==> flow/design.v <==
module PE(
    input           clk,
    input           rst_n,
    input           done,
    input [7:0]     west_in,
    input [7:0]     north_in,
    output reg [7:0]    east_out,
    output reg [7:0]    south_out,
    output reg [31:0]   result
);
reg [31:0] mult_res;
always @(negedge clk or negedge rst_n) begin
    if(!rst_n) begin
        east_out <= 8'b0;
        south_out <= 8'b0;
        result <= 32'b0;
        mult_res <= 32'b0;
    end
    else if(done) begin
        mult_res <= 32'b0;
        result <= 32'b0;
    end
    else begin
        mult_res <= west_in * north_in;
        result <= result + mult_res;
        east_out <= west_in;
        south_out <= north_in;
    end
end
endmodule
module TPU(
    clk,
    rst_n,
    in_valid,
    K,
    M,
    N,
    busy,
    A_wr_en,
    A_index,
    A_data_in,
    A_data_out,
    B_wr_en,
    B_index,
    B_data_in,
    B_data_out,
    C_wr_en,
    C_index,
    C_data_in,
    C_data_out
);
input               clk;
input               rst_n;
input               in_valid;
input [7:0]         K;
input [7:0]         M;
input [7:0]         N;
output reg          busy;
output reg          A_wr_en;
output reg [15:0]   A_index;
output reg [31:0]   A_data_in;
input      [31:0]   A_data_out;
output reg          B_wr_en;
output reg [15:0]   B_index;
output reg [31:0]   B_data_in;
input      [31:0]   B_data_out;
output reg          C_wr_en;
output reg [15:0]   C_index;
output reg [127:0]  C_data_in;
input      [127:0]  C_data_out;
integer i, j;
reg     done;
wire [7:0]      east_out[3:0][3:0];
wire [7:0]      south_out[3:0][3:0];
wire [127:0]    result[3:0];
reg [7:0]   A_data_reg [3:0][3:0];
reg [7:0]   B_data_reg [3:0][3:0];
reg [15:0]  counter;
reg [7:0]   K_reg, M_per_compute, M_reg, N_per_compute, N_reg;
reg [7:0]   M_div, M_mod, N_div, N_mod;
reg [7:0]   row_grp, col_grp;
PE P00(clk, rst_n, done, A_data_reg[0][0], B_data_reg[0][0], east_out[0][0], south_out[0][0], result[0][127:96]);
PE P01(clk, rst_n, done, east_out[0][0], B_data_reg[1][0], east_out[0][1], south_out[0][1], result[0][95:64]);
PE P02(clk, rst_n, done, east_out[0][1], B_data_reg[2][0], east_out[0][2], south_out[0][2], result[0][63:32]);
PE P03(clk, rst_n, done, east_out[0][2], B_data_reg[3][0], east_out[0][3], south_out[0][3], result[0][31:0]);
PE P10(clk, rst_n, done, A_data_reg[1][0], south_out[0][0], east_out[1][0], south_out[1][0], result[1][127:96]);
PE P11(clk, rst_n, done, east_out[1][0], south_out[0][1], east_out[1][1], south_out[1][1], result[1][95:64]);
PE P12(clk, rst_n, done, east_out[1][1], south_out[0][2], east_out[1][2], south_out[1][2], result[1][63:32]);
PE P13(clk, rst_n, done, east_out[1][2], south_out[0][3], east_out[1][3], south_out[1][3], result[1][31:0]);
PE P20(clk, rst_n, done, A_data_reg[2][0], south_out[1][0], east_out[2][0], south_out[2][0], result[2][127:96]);
PE P21(clk, rst_n, done, east_out[2][0], south_out[1][1], east_out[2][1], south_out[2][1], result[2][95:64]);
PE P22(clk, rst_n, done, east_out[2][1], south_out[1][2], east_out[2][2], south_out[2][2], result[2][63:32]);
PE P23(clk, rst_n, done, east_out[2][2], south_out[1][3], east_out[2][3], south_out[2][3], result[2][31:0]);
PE P30(clk, rst_n, done, A_data_reg[3][0], south_out[2][0], east_out[3][0], south_out[3][0], result[3][127:96]);
PE P31(clk, rst_n, done, east_out[3][0], south_out[2][1], east_out[3][1], south_out[3][1], result[3][95:64]);
PE P32(clk, rst_n, done, east_out[3][1], south_out[2][2], east_out[3][2], south_out[3][2], result[3][63:32]);
PE P33(clk, rst_n, done, east_out[3][2], south_out[2][3], east_out[3][3], south_out[3][3], result[3][31:0]);
always @ (posedge clk or negedge rst_n) begin
    if(!rst_n) begin
        busy <= 1'b0;
        done <= 1'b0;
        A_wr_en <= 1'b0;
        A_index <= 16'b0;
        A_data_in <= 32'b0;
        B_wr_en <= 1'b0;
        B_index <= 16'b0;
        B_data_in <= 32'b0;
        C_wr_en <= 1'b0;
        C_index <= 16'b0;
        C_data_in <= 128'b0;
        counter <= 16'b0;
        K_reg <= 8'b0;
        M_reg <= 8'b0;
        N_reg <= 8'b0;
        for(i=0; i<4; i=i+1) begin
            for(j=0; j<4; j=j+1) begin
                A_data_reg[i][j] <= 8'b0;
                B_data_reg[i][j] <= 8'b0;
            end
        end
    end
    else if(in_valid) begin
        busy <= 1'b1;
        done <= 1'b0;
        M_reg <= M;
        K_reg <= K;
        N_reg <= N;
        M_mod = M % 4;
        N_mod = N % 4;
        M_div = (M_mod == 0 ? M/4 : M/4 + 1);
        N_div = (N_mod == 0 ? N/4 : N/4 + 1);
        col_grp <= 8'b0;
        row_grp <= 8'b0;
    end
    else if(busy) begin
        done = 1'b0;
        N_per_compute = (col_grp+1 == N_div && N_mod != 0 ? N_mod : 4);
        M_per_compute = (row_grp+1 == M_div && M_mod != 0 ? M_mod : 4);
        for(i=0; i<4; i=i+1) begin
            A_data_reg[i][0] = A_data_reg[i][1];
            A_data_reg[i][1] = A_data_reg[i][2];
            A_data_reg[i][2] = A_data_reg[i][3];
            A_data_reg[i][3] = 8'b0;
            B_data_reg[i][0] = B_data_reg[i][1];
            B_data_reg[i][1] = B_data_reg[i][2];
            B_data_reg[i][2] = B_data_reg[i][3];
            B_data_reg[i][3] = 8'b0;
        end
        if(counter < K_reg) begin
            A_data_reg[0][0] = A_data_out[31: 24];
            A_data_reg[1][1] = A_data_out[23: 16];
            A_data_reg[2][2] = A_data_out[15: 8];
            A_data_reg[3][3] = A_data_out[7: 0];
            B_data_reg[0][0] = B_data_out[31: 24];
            B_data_reg[1][1] = B_data_out[23: 16];
            B_data_reg[2][2] = B_data_out[15: 8];
            B_data_reg[3][3] = B_data_out[7: 0];
        end
        if(counter < K_reg) begin
            A_index = A_index + 1;
            B_index = B_index + 1;
        end
        else begin
            A_index = (row_grp+1 == M_div ? 16'b0 : K_reg * (row_grp + 1));
            B_index = (row_grp+1 == M_div ? K_reg * (col_grp + 1) : K_reg * col_grp);
        end
        if(counter >= K_reg + N_per_compute) begin
            C_wr_en = 1'b1;
            C_index = col_grp * M_reg + row_grp * 4 + counter - K_reg - N_per_compute;
            C_data_in = result[counter - K_reg - N_per_compute];
        end
        else begin
            C_wr_en = 1'b0;
            C_index = 16'b0;
        end
        counter <= counter + 1;
        if(counter == K_reg + M_per_compute + N_per_compute) begin
            if(row_grp+1 == M_div && col_grp+1 == N_div) begin
                busy <= 1'b0;
                A_index = 16'b0;
                B_index = 16'b0;
            end
            else if(row_grp+1 < M_div) begin
                row_grp = row_grp + 1;
            end
            else if(row_grp+1 == M_div) begin
                col_grp = col_grp + 1;
                row_grp = 0;
            end
            done = 1'b1;
            counter <= 8'b0;
        end
    end
end
endmodule
Lab notebook: TPU

### Reports on TPU

Tool output for the design above before and after an edit, in the order of the flow.
Lines under "original" count in the file above, lines under "edited" in the edited file.
"difference": "edited" minus "original" as printed here. "relative change": 100 x difference / "original".
Library cell names are shortened.
Not given: n/a

| inputs | value |
|---|---|
| design top | TPU |
| clock input | clk |
| standard-cell library | sky130hd |
| corner | tt_025C_1v80 |

### Diff

The edit as a unified diff against the file above.
A script made this edit. It changes what the design does and was not meant as an optimisation.

```diff
@@ -175,5 +175,5 @@
         end
         counter <= counter + 1;
-        if(counter == K_reg + M_per_compute + N_per_compute) begin
+        begin
             if(row_grp+1 == M_div && col_grp+1 == N_div) begin
                 busy <= 1'b0;
```

### Word level

Yosys after proc, flatten, opt, wreduce and memory -nomap, before mapping. Print and check cells are not counted. Equal cells are merged and count once.

Cells by class:

| element | original | edited | difference | relative change (%) |
|---|---|---|---|---|
| reduce/logical cells | 17 | 14 | -3 | -17.65 |
| $lt $le $gt $ge | 3 | 3 | 0 | 0.00 |
| equal/unequal tests | 8 | 7 | -1 | -12.50 |
| multiplexer cells | 73 | 65 | -8 | -10.96 |
| add/subtract/negate cells | 32 | 28 | -4 | -12.50 |
| $mul | 20 | 20 | 0 | 0.00 |
| bitwise logic cells | 1 | 1 | 0 | 0.00 |

Operators by type and width:

| cell | original | edited | difference | relative change (%) |
|---|---|---|---|---|
| two-way mux 16 bit | 10 | 7 | -3 | -30.00 |
| two-way mux 8 bit | 18 | 16 | -2 | -11.11 |
| two-way mux 1 bit | 8 | 6 | -2 | -25.00 |
| adder 16 x 1 -> 16 bit with constant B | 3 | 2 | -1 | -33.33 |
| logical AND 1 bit | 3 | 2 | -1 | -33.33 |
| nonzero test 2 bit | 3 | 2 | -1 | -33.33 |
| adder 8 x 3 -> 9 bit | 2 | 1 | -1 | -50.00 |
| two-way mux 3 bit | 2 | 1 | -1 | -50.00 |
| nonzero test 8 bit | 2 | 1 | -1 | -50.00 |
| subtractor 2 bit | 2 | 1 | -1 | -50.00 |
| adder 16 bit | 1 | 0 | -1 | -100.00 |
| adder 9 x 3 -> 10 bit | 1 | 0 | -1 | -100.00 |
| == test 16 x 10 -> 1 bit | 1 | 0 | -1 | -100.00 |
| greater-or-equal comparator 16 x 9 -> 1 bit | 1 | 0 | -1 | -100.00 |
| < comparator 16 x 8 -> 1 bit | 1 | 0 | -1 | -100.00 |
| AND reduction 6 bit | 1 | 0 | -1 | -100.00 |
| greater-or-equal comparator 1 x 9 -> 1 bit with constant A | 0 | 1 | +1 | n/a |
| < comparator 1 x 8 -> 1 bit with constant A | 0 | 1 | +1 | n/a |
| AND reduction 4 bit | 0 | 1 | +1 | n/a |
| subtractor 1 x 2 -> 2 bit with constant A | 0 | 1 | +1 | n/a |

Unchanged operator kinds not shown: 23.

Word-level totals:

| element | original | edited | difference | relative change (%) |
|---|---|---|---|---|
| input port bits | 219 | 219 | 0 | 0.00 |
| elaborated cells | 248 | 230 | -18 | -7.26 |
| output and inout port bits | 244 | 244 | 0 | 0.00 |
| flip-flop bits (word level) | 1621 | 1603 | -18 | -1.11 |

### Longest topological paths

Depth = most cells in a row (Yosys ltp): at word level without a register or memory, in the mapped netlist without a sequential cell, where the memories' decode and read muxes count.

Depth:

| element | original | edited | difference | relative change (%) |
|---|---|---|---|---|
| depth after elaboration | 10 | 7 | -3 | -30.00 |
| ABC_AREA | 0 | 0 | n/a | n/a |
| mapped depth | 26 | 28 | +2 | +7.69 |

### Mapped cells and area

The flow's flattened synthesis, as Yosys stat reports it; memories are mapped. The netlist is that of the ABC_AREA named above (0 if unset); the other value can give another one.

Mapped netlist:

| element | original | edited | difference | relative change (%) |
|---|---|---|---|---|
| sequential area (sq um) | 34327.9 | 33867.5 | -460.4 | -1.34 |
| chip area (Yosys) (sq um) | 109029.6 | 106997.6 | -2032.0 | -1.86 |
| standard cells after synthesis | 11148 | 10947 | -201 | -1.80 |
| flip-flops | 1365 | 1347 | -18 | -1.32 |

Cells by type:

| type | original | edited | difference | relative change (%) |
|---|---|---|---|---|
| o21ai_0 | 327 | 396 | +69 | +21.10 |
| xnor2_1 | 324 | 255 | -69 | -21.30 |
| inv_1 | 1143 | 1091 | -52 | -4.55 |
| a21oi_1 | 373 | 340 | -33 | -8.85 |
| nor2b_1 | 216 | 184 | -32 | -14.81 |
| and3_1 | 78 | 108 | +30 | +38.46 |
| buf_2 | 3 | 26 | +23 | +766.67 |
| a21o_1 | 188 | 166 | -22 | -11.70 |
| nor2_1 | 792 | 771 | -21 | -2.65 |
| mux2_2 | 385 | 364 | -21 | -5.45 |
| mux2i_1 | 2 | 22 | +20 | +1000.00 |
| ha_1 | 1025 | 1006 | -19 | -1.85 |
| o21bai_1 | 54 | 35 | -19 | -35.19 |
| o22ai_1 | 23 | 4 | -19 | -82.61 |
| fa_1 | 787 | 769 | -18 | -2.29 |
| and2_1 | 635 | 653 | +18 | +2.83 |
| o21a_1 | 47 | 65 | +18 | +38.30 |
| clkbuf_1 | 436 | 419 | -17 | -3.90 |

Unchanged cell types not shown: 10.
The list need not be complete.
The figures by module come from a second, unflattened synthesis with its own total; it is not the netlist above.

Unflattened totals:

| element | original | edited | difference | relative change (%) |
|---|---|---|---|---|
| cell total of the unflattened synthesis | 12922 | 11150 | -1772 | -13.71 |
| area total of the unflattened synthesis (sq um) | 121481.5 | 111928.6 | -9552.9 | -7.86 |

Each row is one instance without its submodules.

By module, original:

| module | area (sq um) | cells | seq. area (sq um) | times used |
|---|---|---|---|---|
| PE | 5529.1 | 570 | 1601.5 | 16 |
| TPU | 33016.7 | 3802 | 10304.9 | 1 |

By module, edited:

| module | area (sq um) | cells | seq. area (sq um) | times used |
|---|---|---|---|---|
| PE | 5172.5 | 517 | 1601.5 | 16 |
| TPU | 29169.2 | 2878 | 9844.4 | 1 |

### Measured runs

Runs of the flow (Yosys, OpenROAD) on both versions; the two runs of a pair have the same settings. The constraints put input and output delay at 20% of the set period each and load the outputs with 0.01 pF.

| settings, pair 1 | value |
|---|---|
| CAP_MARGIN | 5 |
| CELL_PAD_IN_SITES_GLOBAL_PLACEMENT | 0 |
| CORE_ASPECT_RATIO | 1.41 |
| CORE_MARGIN | 9 |
| CORE_UTILIZATION | 47 |
| GPL_ROUTABILITY_DRIVEN | 0 |
| MAX_ROUTING_LAYER | met5 |
| PLACE_DENSITY | 0.5 |
| SLEW_MARGIN | 40 |
| period_ns | 15.5 |

Results, pair 1:

| element | original | edited | difference | relative change (%) |
|---|---|---|---|---|
| setup slack of the worst path (ns) | 2.632 | 2.746 | +0.114 | n/a |
| total negative slack on setup checks (ns) | 0.000 | 0.000 | 0.000 | n/a |
| overall power (mW) | 22.561 | 15.561 | -7.000 | -31.03 |
| final worst hold slack (ns) | 0.462 | 0.462 | 0.000 | n/a |
| post-synthesis cell area (sq um) | 109029.6 | 106997.6 | -2032.0 | -1.86 |
| standard-cell area after layout (sq um) | 119889.0 | 118061.0 | -1828.0 | -1.52 |
| die outline area (sq um) | 249897.0 | 245407.0 | -4490.0 | -1.80 |

By "overall power" is meant OpenSTA's value without simulated activity: inputs other than the clock are taken to toggle once in ten clock periods, and the tool carries that through the logic.
